==> flow/design.v <==
module fifo #(parameter WIDTH = 592, DEPTH = 4) (
    input  logic                 clk,
    input  logic                 rst_n,
    input  logic                 pop,
    input  logic                 push,
    input  logic [WIDTH-1:0]     write_data,
    output logic [WIDTH-1:0]     read_data,
    output logic                 fifo_full,
    output logic                 fifo_empty
);
    logic [WIDTH-1:0] buffer [0:DEPTH-1];
    logic [$clog2(DEPTH)-1:0] read_pointer, write_pointer;
    logic [$clog2(DEPTH):0]   count;
    assign fifo_empty = (count == 0);
    assign fifo_full  = (count == DEPTH);
    assign read_data = buffer[read_pointer];
    always_ff @(posedge clk or negedge rst_n) begin
        if (!rst_n)
            count <= 0;
        else if (push && !fifo_full && !(pop && !fifo_empty))
            count <= count + 1;
        else if (pop && !fifo_empty && !(push && !fifo_full))
            count <= count - 1;
    end
    always_ff @(posedge clk or negedge rst_n) begin
        if (!rst_n) begin
            write_pointer <= 0;
            for (int k = 0; k < DEPTH; k++)
                buffer[k] <= 0;
        end 
        else if (push && !fifo_full) begin
            buffer[write_pointer] <= write_data;
            if (write_pointer == DEPTH-1)
                write_pointer <= 0;          
            else
                write_pointer <= write_pointer + 1;
        end
    end
    always_ff @(posedge clk or negedge rst_n) begin
        if (!rst_n) begin
            read_pointer <= 0;
        end
        else if (pop && !fifo_empty) begin
            if (read_pointer == DEPTH-1)
                read_pointer <= 0;           
            else
                read_pointer <= read_pointer + 1;
        end
    end
endmodule
module header_parser (
	input  logic         clk,
	input  logic         rst_n,
	input  logic         beat_valid,    
	input  logic [7:0]   beat_data,
	input  logic         beat_last,     
	output logic         meta_valid,    
	output logic [367:0] metadata
	);
localparam HDR_BYTES = 48;
logic [7:0]  hdr [0:HDR_BYTES-1];
logic [15:0] byte_cnt;                      
always_ff @(posedge clk or negedge rst_n) begin
	if (!rst_n) begin
		byte_cnt <= 0;
		for (int k = 0; k < HDR_BYTES; k++)
			hdr[k] <= 0;
	end
	else if (beat_valid) begin
		if (beat_last) begin
			byte_cnt <= 0;
			for (int k = 0; k < HDR_BYTES; k++)
				hdr[k] <= 0;
		end
		else begin
			for (int k = 0; k < HDR_BYTES; k++)
				if (byte_cnt == k)
					hdr[k] <= beat_data;
			if (byte_cnt != 16'hFFFF)
				byte_cnt <= byte_cnt + 1;
		end
	end
end
logic [7:0] h [0:HDR_BYTES-1];
genvar i;
generate
	for (i = 0; i < HDR_BYTES; i++) begin : BYPASS
		assign h[i] = (beat_valid && byte_cnt == i) ? beat_data : hdr[i];
	end
endgenerate
logic [47:0]  dest_mac, src_mac;
logic [15:0]  eth_type, total_length;
logic [3:0]   version, ihl;
logic [7:0]   protocol;
logic [31:0]  src_ip, dest_ip;
logic [111:0] payload;
logic [15:0]  pkt_bytes;
logic [15:0]  csum;
logic [15:0]  flags;
assign dest_mac     = {h[0], h[1], h[2], h[3], h[4], h[5]};
assign src_mac      = {h[6], h[7], h[8], h[9], h[10], h[11]};
assign eth_type     = {h[12], h[13]};
assign version      = h[14][7:4];
assign ihl          = h[14][3:0];
assign total_length = {h[16], h[17]};
assign protocol     = h[23];
assign src_ip       = {h[26], h[27], h[28], h[29]};
assign dest_ip      = {h[30], h[31], h[32], h[33]};
generate
	for (i = 0; i < 14; i++) begin : PAY
		assign payload[8*i +: 8] = h[34+i];
	end
endgenerate
assign pkt_bytes = (byte_cnt == 16'hFFFF) ? 16'hFFFF : byte_cnt + 16'd1;
logic [19:0] word_sum;
logic [16:0] fold1;
always_comb begin
	word_sum = 0;
	for (int w = 0; w < 10; w++)
		word_sum = word_sum + {4'b0, h[14+2*w], h[15+2*w]};
end
assign fold1 = {1'b0, word_sum[15:0]} + {13'b0, word_sum[19:16]};
assign csum  = fold1[15:0] + {15'b0, fold1[16]};
logic is_ipv4, is_ipv6, is_short, csum_ok, len_ok;
assign is_ipv4  = (eth_type == 16'h0800);
assign is_ipv6  = (eth_type == 16'h86DD);
assign is_short = (pkt_bytes < HDR_BYTES);
assign csum_ok  = is_ipv4 && (version == 4'd4) && (ihl == 4'd5) && (csum == 16'hFFFF);
assign len_ok   = is_ipv4 && ({1'b0, total_length} + 17'd14 == {1'b0, pkt_bytes});
assign flags    = {11'b0, len_ok, csum_ok, is_short, is_ipv6, is_ipv4};
assign meta_valid = beat_valid && beat_last;
assign metadata   = {flags, csum, pkt_bytes, payload, dest_ip, src_ip,
                     protocol, total_length, version, ihl, eth_type,
                     src_mac, dest_mac};
endmodule
module packet_parser (
	input  logic         clk,
	input  logic         rst_n,       
	input  logic         s_tvalid,
	input  logic [7:0]   s_tdata,
	input  logic         s_tlast,
	output logic         s_tready,
	output logic         m_tvalid,
	input  logic         m_tready,
	output logic [367:0] m_tdata
	);
localparam METADATA_WIDTH = 368;
logic                      fifo_full, fifo_empty;
logic                      push;
logic [METADATA_WIDTH-1:0] write_data;
assign s_tready = !fifo_full;
header_parser parser (
	.clk        (clk),
	.rst_n      (rst_n),
	.beat_valid (s_tvalid && s_tready),
	.beat_data  (s_tdata),
	.beat_last  (s_tlast),
	.meta_valid (push),
	.metadata   (write_data)
);
fifo #(.WIDTH(METADATA_WIDTH), .DEPTH(4)) meta_fifo (
	.clk        (clk),
	.rst_n      (rst_n),
	.pop        (m_tready),
	.push       (push),
	.write_data (write_data),
	.read_data  (m_tdata),
	.fifo_full  (fifo_full),
	.fifo_empty (fifo_empty)
);
assign m_tvalid = !fifo_empty;
endmodule
Appendix: tool output

# From RTL to reports: packet_parser

Module packet_parser before and after one edit of its RTL, step after step.
"unedited" refers to lines of the RTL above, "edited" to lines of the edited file.
"change": "edited" minus "unedited" as printed here.
Operators carry their Yosys type and port widths (W data, S select, Z words).
Library cell names are shortened.
The mark -- stands for no value.

Design top: packet_parser
Clock port: clk
Cell library: sky130hd
Corner: tt_025C_1v80

# The edit

The edit as a unified diff against the file above.
The edited RTL no longer does the same as the RTL above: the edit was made by script, with no optimisation intended.

```diff
@@ -60,5 +60,5 @@
 localparam HDR_BYTES = 48;
 logic [7:0]  hdr [0:HDR_BYTES-1];
-logic [15:0] byte_cnt;                      
+logic [7:0] byte_cnt;                      
 always_ff @(posedge clk or negedge rst_n) begin
 	if (!rst_n) begin
```

# Word level

Counts by Yosys on the flattened word-level netlist (proc, flatten, opt, wreduce). Print and check cells are left out.

Word-level totals:

| element                         | unedited | edited | change |
| register bits after elaboration | 1835     | 1827   | -8 |

Cells by class:

| element                       | unedited | edited | change |
| magnitude comparators         | 1        | 1      | 0 |
| add/subtract/negate cells     | 18       | 18     | 0 |
| equality and inequality tests | 62       | 60     | -2 |
| reduce/logical cells          | 169      | 167    | -2 |
| multiplexer cells             | 152      | 150    | -2 |

Operators with widths:

| operator                | unedited | edited | change |
| $eq A16 B5 Y1 const B   | 16       | 0      | -16 |
| $eq A16 B6 Y1 const B   | 16       | 0      | -16 |
| $eq A8 B5 Y1 const B    | 0        | 16     | +16 |
| $eq A8 B6 Y1 const B    | 0        | 16     | +16 |
| $eq A16 B4 Y1 const B   | 8        | 0      | -8 |
| $eq A8 B4 Y1 const B    | 0        | 8      | +8 |
| $eq A16 B3 Y1 const B   | 4        | 0      | -4 |
| $eq A8 B3 Y1 const B    | 0        | 4      | +4 |
| $mux W16                | 3        | 0      | -3 |
| $add A16 B1 Y16 const B | 2        | 0      | -2 |
| $eq A16 B2 Y1 const B   | 2        | 0      | -2 |
| $eq A8 B2 Y1 const B    | 0        | 2      | +2 |
| $mux W8                 | 144      | 145    | +1 |
| $reduce_and A2 Y1       | 53       | 52     | -1 |
| $reduce_bool A2 Y1      | 50       | 49     | -1 |
| $eq A16 B16 Y1 const B  | 3        | 2      | -1 |
| $eq A16 B1 Y1 const B   | 1        | 0      | -1 |
| $logic_not A16 Y1       | 1        | 0      | -1 |
| $ne A16 B16 Y1 const B  | 1        | 0      | -1 |
| $add A8 B1 Y8 const B   | 0        | 1      | +1 |
| $add A8 B1 Y9 const B   | 0        | 1      | +1 |
| $eq A8 B1 Y1 const B    | 0        | 1      | +1 |
| $logic_not A8 Y1        | 0        | 1      | +1 |
| $logic_and A1 B1 Y1     | 58       | 58     | 0 |
| $add A20 B16 Y20        | 8        | 8      | 0 |
| $eq A2 B2 Y1 const B    | 4        | 4      | 0 |
| $logic_not A1 Y1        | 4        | 4      | 0 |
| $add A2 B1 Y2 const B   | 2        | 2      | 0 |

The list need not be complete.

# Depth

Longest topological path by Yosys (ltp), each cell counted once; first at word level (registers and memories cut), then after technology mapping (sequential cells cut; the memories' decode and read muxes count).

Logic depth:

| element                      | unedited | edited | change |
| depth in word-level cells    | 18       | 18     | 0 |
| ABC_AREA                     | 0        | 0      | -- |
| mapped depth                 | 54       | 50     | -4 |
| mapped depth without buffers | 52       | 48     | -4 |

# Mapped cells and area

Yosys stat after the flow's synthesis: flattened, memories mapped to cells. It holds for the ABC_AREA given above (unset counts as 0); a run with the other value may have another netlist.

Cells by type:

| type     | unedited | edited | change |
| o22a_1   | 220      | 0      | -220 |
| a21oi_1  | 190      | 286    | +96 |
| o21ai_0  | 1428     | 1513   | +85 |
| nand2_1  | 1497     | 1581   | +84 |
| nand3_1  | 43       | 103    | +60 |
| nor2_1   | 297      | 334    | +37 |
| dfrtp_1  | 1835     | 1799   | -36 |
| mux2_2   | 49       | 17     | -32 |
| clkbuf_1 | 596      | 573    | -23 |
| buf_1    | 37       | 57     | +20 |
| o21ai_1  | 29       | 9      | -20 |
| xnor2_1  | 64       | 45     | -19 |
| nand2b_1 | 1        | 14     | +13 |
| nor3_1   | 31       | 21     | -10 |
| o31ai_1  | 11       | 2      | -9 |
| a21o_1   | 22       | 14     | -8 |
| buf_4    | 12       | 20     | +8 |
| a222oi_1 | 357      | 350    | -7 |

The list need not be complete.

Synthesis totals:

| element                         | unedited | edited  | change |
| chip area (Yosys) (um^2)        | 84682.5  | 82615.5 | -2067.0 |
| standard cells after synthesis  | 8375     | 8371    | -4 |
| mapped flip-flops               | 1835     | 1799    | -36 |
| area of sequential cells (um^2) | 45919.0  | 45018.2 | -900.8 |

The figures by module come from a second, unflattened synthesis with its own total; it is not the netlist above.

Unflattened totals:

| element                             | unedited | edited  | change |
| cells (unflattened synthesis)       | 7483     | 7332    | -151 |
| area (unflattened synthesis) (um^2) | 90319.1  | 89746.1 | -573.0 |

Each row is one instance without its submodules.

Modules, unedited:

| module        | instances | area (um^2) | cells |
| fifo          | 1         | 64607.0     | 4868 |
| header_parser | 1         | 25698.4     | 2612 |
| packet_parser | 1         | 13.8        | 3 |

Modules, edited:

| module        | instances | area (um^2) | cells |
| fifo          | 1         | 64607.0     | 4868 |
| header_parser | 1         | 25125.3     | 2461 |
| packet_parser | 1         | 13.8        | 3 |

# Timing after synthesis

Source: OpenSTA report_checks on the synthesized netlist (no wires, ideal clock, input and output delay 20% of the period each), path of least setup slack; recovery checks are left aside. Register names are those of the netlist, which keeps one name where synthesis merged equal registers.

Timing path after synthesis:

| element                           | unedited                          | edited                            | change |
| path kind                         | input -> register                 | input -> register                 | -- |
| start point                       | input s_tvalid                    | input s_tvalid                    | -- |
| end point                         | register meta_fifo.buffer[1][355] | register meta_fifo.buffer[3][355] | -- |
| data required time (ps)           | 13423                             | 13417                             | -6 |
| external input delay (ps)         | 2700                              | 2700                              | 0 |
| period (ps)                       | 13500                             | 13500                             | 0 |
| launch time at the first pin (ps) | 2700                              | 2700                              | 0 |
| setup time (ps)                   | 77                                | 83                                | +6 |
| path delay (ps)                   | 11318                             | 10367                             | -951 |
| setup slack (ps)                  | -518                              | 433                               | +951 |
| data arrival time (ps)            | 13941                             | 12984                             | -957 |
| path buffers                      | 2                                 | 3                                 | +1 |
| stages                            | 48                                | 47                                | -1 |
| synthesis period reached (ps)     | 14018                             | 13067                             | -951 |

"path delay" = arrival - input delay + setup time.
"stages" counts driving pins, that of a launching flip-flop among them; a cell with two outputs on the path counts twice.
"synthesis period reached" is the clock period less the worst setup slack; recovery checks do not enter. This is arithmetic on one report: input and output delays are still those of the set period (20% each).
The rows between start and end are the longest chain of elaborated cells between them; the timing report does not say that the signal goes this way. Where chains are equally long, one stands for them.
Each line given opens the expression or statement behind the cell; cells for indexed reads and writes are added by Yosys, which also makes memories of some case tables.

Between the ends, after synthesis, unedited:
Path through: nand4_1 > nor3_1 > clkbuf_1 > mux2i_1 > fa_1 > inv_1 > a21o_1 > maj3_1 > o22ai_1 > o31ai_1 > a21oi_1 > o21bai_1 > a21o_1 > a21oi_1 > xor2_1 > fa_1 > fa_1 > fa_1 > [12 not listed] > nor2_1 > ha_1 > a21oi_1 > a21o_1 > or4_1 > clkbuf_1 > nor4_1 > ha_1 > ha_1 > o211ai_1 > nor2_1 > xnor2_1 > or4_1 > or4b_1 > nor4b_1 > and4_1 > nand4b_2 > o21ai_1
Length of the longest elaborated chain: 16
Elaborated cells between the ends (all ways): 66
Classes of those cells: add/sub: 11; eq/ne: 4; mux: 22; reduce/logical: 29

Ends and longest elaborated chain, after synthesis, unedited:

| element                       | line | text |
| from (decl)                   | 139  | `input logic s_tvalid,` |
| $logic_and A1 B1 Y1           | 155  | `.beat_valid (s_tvalid && s_tready),` |
| $logic_and A1 B1 Y1           | 88   | `assign h[i] = (beat_valid && byte_cnt == i) ? beat_data : hdr[i];` |
| $mux W8                       | 88   |  |
| $add A16 B16 Y17              | 120  | `word_sum = word_sum + {4'b0, h[14+2*w], h[15+2*w]};` |
| $add A20 B16 Y20 (8 in a row) | 120  |  |
| $add A16 B4 Y17               | 122  | `assign fold1 = {1'b0, word_sum[15:0]} + {13'b0, word_sum[19:16]};` |
| $add A16 B1 Y16               | 123  | `assign csum  = fold1[15:0] + {15'b0, fold1[16]};` |
| $eq A16 B16 Y1                | 128  | `assign csum_ok  = is_ipv4 && (version == 4'd4) && (ihl == 4'd5) && (csum == 16'hFFFF);` |
| $logic_and A1 B1 Y1           | 128  |  |
| to (assign)                   | 29   | `buffer[k] <= 0;` |
| to (assign)                   | 32   | `buffer[write_pointer] <= write_data;` |
| to (decl)                     | 11   | `logic [WIDTH-1:0] buffer [0:DEPTH-1];` |

Between the ends, after synthesis, edited:
Path through: buf_2 > nand4_1 > clkbuf_1 > mux2_2 > ha_1 > inv_1 > fa_1 > inv_1 > a21oi_1 > o21ai_0 > o211ai_1 > and2_1 > o21bai_1 > a21oi_1 > xor2_1 > fa_1 > fa_1 > fa_1 > [11 not listed] > or2_2 > xnor2_1 > fa_1 > nor2b_1 > o211ai_1 > nor4_1 > nand3_1 > nor2b_1 > and3_1 > ha_1 > nor2b_1 > nor4b_1 > o2111ai_1 > o31a_1 > or3_1 > a2111oi_2 > nand4_1 > o21ai_0
Length of the longest elaborated chain: 16
Elaborated cells between the ends (all ways): 66
Classes of those cells: add/sub: 11; eq/ne: 4; mux: 22; reduce/logical: 29

Ends and longest elaborated chain, after synthesis, edited:

| element                       | line | text |
| from (decl)                   | 139  | `input logic s_tvalid,` |
| $logic_and A1 B1 Y1           | 155  | `.beat_valid (s_tvalid && s_tready),` |
| $logic_and A1 B1 Y1           | 88   | `assign h[i] = (beat_valid && byte_cnt == i) ? beat_data : hdr[i];` |
| $mux W8                       | 88   |  |
| $add A16 B16 Y17              | 120  | `word_sum = word_sum + {4'b0, h[14+2*w], h[15+2*w]};` |
| $add A20 B16 Y20 (8 in a row) | 120  |  |
| $add A16 B4 Y17               | 122  | `assign fold1 = {1'b0, word_sum[15:0]} + {13'b0, word_sum[19:16]};` |
| $add A16 B1 Y16               | 123  | `assign csum  = fold1[15:0] + {15'b0, fold1[16]};` |
| $eq A16 B16 Y1                | 128  | `assign csum_ok  = is_ipv4 && (version == 4'd4) && (ihl == 4'd5) && (csum == 16'hFFFF);` |
| $logic_and A1 B1 Y1           | 128  |  |
| to (assign)                   | 29   | `buffer[k] <= 0;` |
| to (assign)                   | 32   | `buffer[write_pointer] <= write_data;` |
| to (decl)                     | 11   | `logic [WIDTH-1:0] buffer [0:DEPTH-1];` |

# Worst path after layout

From the final timing report of each run of set A: the path of least setup slack in the routed layout; clock arrival at registers is part of the times.
The report prints the path's times to 10 ps; the period is as set.

Timing path after layout:

| element                           | unedited                          | edited                            | change |
| path kind                         | input -> register                 | input -> register                 | -- |
| start point                       | input s_tvalid                    | input s_tvalid                    | -- |
| end point                         | register meta_fifo.buffer[3][355] | register meta_fifo.buffer[3][355] | -- |
| data arrival time (ps)            | 13570                             | 13400                             | -170 |
| setup slack (ps)                  | 530                               | 650                               | +120 |
| stages                            | 47                                | 49                                | +2 |
| path buffers                      | 3                                 | 5                                 | +2 |
| setup time (ps)                   | 80                                | 80                                | 0 |
| external input delay (ps)         | 2660                              | 2660                              | 0 |
| period (ps)                       | 13300                             | 13300                             | 0 |
| data required time (ps)           | 14100                             | 14050                             | -50 |
| launch time at the first pin (ps) | 2660                              | 2660                              | 0 |

The rows between start and end are the longest chain of elaborated cells between them; the timing report does not say that the signal goes this way. Where chains are equally long, one stands for them.

Between the ends, after layout, unedited:
Path through: dlymetal6s2s_1 > nand4_1 > nor3_4 > buf_6 > mux2i_4 > inv_1 > ha_1 > a21o_1 > a21o_1 > maj3_2 > a22oi_2 > o2111ai_2 > a41oi_2 > buf_4 > xnor2_2 > fa_1 > fa_1 > fa_1 > [11 not listed] > inv_1 > a21oi_2 > nor2_1 > ha_1 > a21oi_2 > a21o_1 > or4_4 > nor4_4 > ha_2 > ha_4 > xnor2_1 > or3_1 > or4_1 > or4b_4 > nor4b_4 > and4_4 > nand4b_4 > o21ai_2
Length of the longest elaborated chain: 16
Elaborated cells between the ends (all ways): 66
Classes of those cells: add/sub: 11; eq/ne: 4; mux: 22; reduce/logical: 29

Ends and longest elaborated chain, after layout, unedited:

| element                       | line | text |
| from (decl)                   | 139  | `input logic s_tvalid,` |
| $logic_and A1 B1 Y1           | 155  | `.beat_valid (s_tvalid && s_tready),` |
| $logic_and A1 B1 Y1           | 88   | `assign h[i] = (beat_valid && byte_cnt == i) ? beat_data : hdr[i];` |
| $mux W8                       | 88   |  |
| $add A16 B16 Y17              | 120  | `word_sum = word_sum + {4'b0, h[14+2*w], h[15+2*w]};` |
| $add A20 B16 Y20 (8 in a row) | 120  |  |
| $add A16 B4 Y17               | 122  | `assign fold1 = {1'b0, word_sum[15:0]} + {13'b0, word_sum[19:16]};` |
| $add A16 B1 Y16               | 123  | `assign csum  = fold1[15:0] + {15'b0, fold1[16]};` |
| $eq A16 B16 Y1                | 128  | `assign csum_ok  = is_ipv4 && (version == 4'd4) && (ihl == 4'd5) && (csum == 16'hFFFF);` |
| $logic_and A1 B1 Y1           | 128  |  |
| to (assign)                   | 29   | `buffer[k] <= 0;` |
| to (assign)                   | 32   | `buffer[write_pointer] <= write_data;` |
| to (decl)                     | 11   | `logic [WIDTH-1:0] buffer [0:DEPTH-1];` |

Nets of the timed path that keep an RTL name, with a line that drives or declares them; the list need not be complete.

Named nets, after layout, unedited:

| net                       | line |
| meta_fifo.write_data[121] | 88 |

Between the ends, after layout, edited:
Path through: clkdlybuf4s50_1 > buf_12 > nand4_1 > mux2_2 > ha_1 > inv_1 > fa_1 > inv_1 > a21oi_1 > o21ai_0 > o211ai_1 > and2_1 > nor3_1 > buf_4 > nor2_1 > xnor2_1 > buf_4 > fa_1 > [13 not listed] > xnor2_1 > fa_1 > nor2b_1 > o211ai_1 > nor4_2 > nand3_1 > nor2b_1 > and3_1 > ha_1 > nor2b_1 > nor4b_2 > o2111ai_1 > o31a_1 > or3_1 > a2111oi_2 > buf_4 > nand4_1 > o21ai_0
Length of the longest elaborated chain: 16
Elaborated cells between the ends (all ways): 66
Classes of those cells: add/sub: 11; eq/ne: 4; mux: 22; reduce/logical: 29

Ends and longest elaborated chain, after layout, edited:

| element                       | line | text |
| from (decl)                   | 139  | `input logic s_tvalid,` |
| $logic_and A1 B1 Y1           | 155  | `.beat_valid (s_tvalid && s_tready),` |
| $logic_and A1 B1 Y1           | 88   | `assign h[i] = (beat_valid && byte_cnt == i) ? beat_data : hdr[i];` |
| $mux W8                       | 88   |  |
| $add A16 B16 Y17              | 120  | `word_sum = word_sum + {4'b0, h[14+2*w], h[15+2*w]};` |
| $add A20 B16 Y20 (8 in a row) | 120  |  |
| $add A16 B4 Y17               | 122  | `assign fold1 = {1'b0, word_sum[15:0]} + {13'b0, word_sum[19:16]};` |
| $add A16 B1 Y16               | 123  | `assign csum  = fold1[15:0] + {15'b0, fold1[16]};` |
| $eq A16 B16 Y1                | 128  | `assign csum_ok  = is_ipv4 && (version == 4'd4) && (ihl == 4'd5) && (csum == 16'hFFFF);` |
| $logic_and A1 B1 Y1           | 128  |  |
| to (assign)                   | 29   | `buffer[k] <= 0;` |
| to (assign)                   | 32   | `buffer[write_pointer] <= write_data;` |
| to (decl)                     | 11   | `logic [WIDTH-1:0] buffer [0:DEPTH-1];` |

# Measured runs

Runs of the flow (Yosys, OpenROAD) on both versions; the two runs of a pair have the same settings. The constraints put input and output delay at 20% of the set period each and load the outputs with 0.01 pF.

Flow settings, set A:
CORE_UTILIZATION: 40
PLACE_DENSITY: 0.6
period_ns: 13.3
CAP_MARGIN: 20
CORE_MARGIN: 2
SLEW_MARGIN: 20

Final reports, set A:

| element                                | unedited | edited   | change |
| period achieved (ps)                   | 12767    | 12649    | -118 |
| worst setup slack after layout (ps)    | 533      | 651      | +118 |
| total die area (um^2)                  | 215403.0 | 210190.0 | -5213.0 |
| post-route worst hold slack (ps)       | 475      | 475      | 0 |
| synthesized cell area (um^2)           | 84682.5  | 82615.5  | -2067.0 |
| standard-cell area after layout (um^2) | 99674.3  | 96648.9  | -3025.4 |
| post-route setup TNS (ps)              | 0        | 0        | 0 |

Flow settings, set B:
CAP_MARGIN: 40
CELL_PAD_IN_SITES_GLOBAL_PLACEMENT: 0
CORE_ASPECT_RATIO: 1.37
CORE_UTILIZATION: 61
CTS_CLUSTER_SIZE: 55
GPL_ROUTABILITY_DRIVEN: 0
SETUP_SLACK_MARGIN: 1.71
period_ns: 19.4
CORE_MARGIN: 2
SLEW_MARGIN: 20

Final reports, set B:

| element                                | unedited | edited   | change |
| period achieved (ps)                   | 16426    | 16042    | -384 |
| worst setup slack after layout (ps)    | 2974     | 3358     | +384 |
| total die area (um^2)                  | 141857.0 | 138431.0 | -3426.0 |
| post-route worst hold slack (ps)       | 476      | 476      | 0 |
| synthesized cell area (um^2)           | 84682.5  | 82615.5  | -2067.0 |
| standard-cell area after layout (um^2) | 96741.5  | 94530.7  | -2210.8 |
| post-route setup TNS (ps)              | 0        | 0        | 0 |

"period achieved": clock period set for the run, less the worst setup slack. It is reckoned from that one timing run; input and output delays stay at 20% of the period that was set.
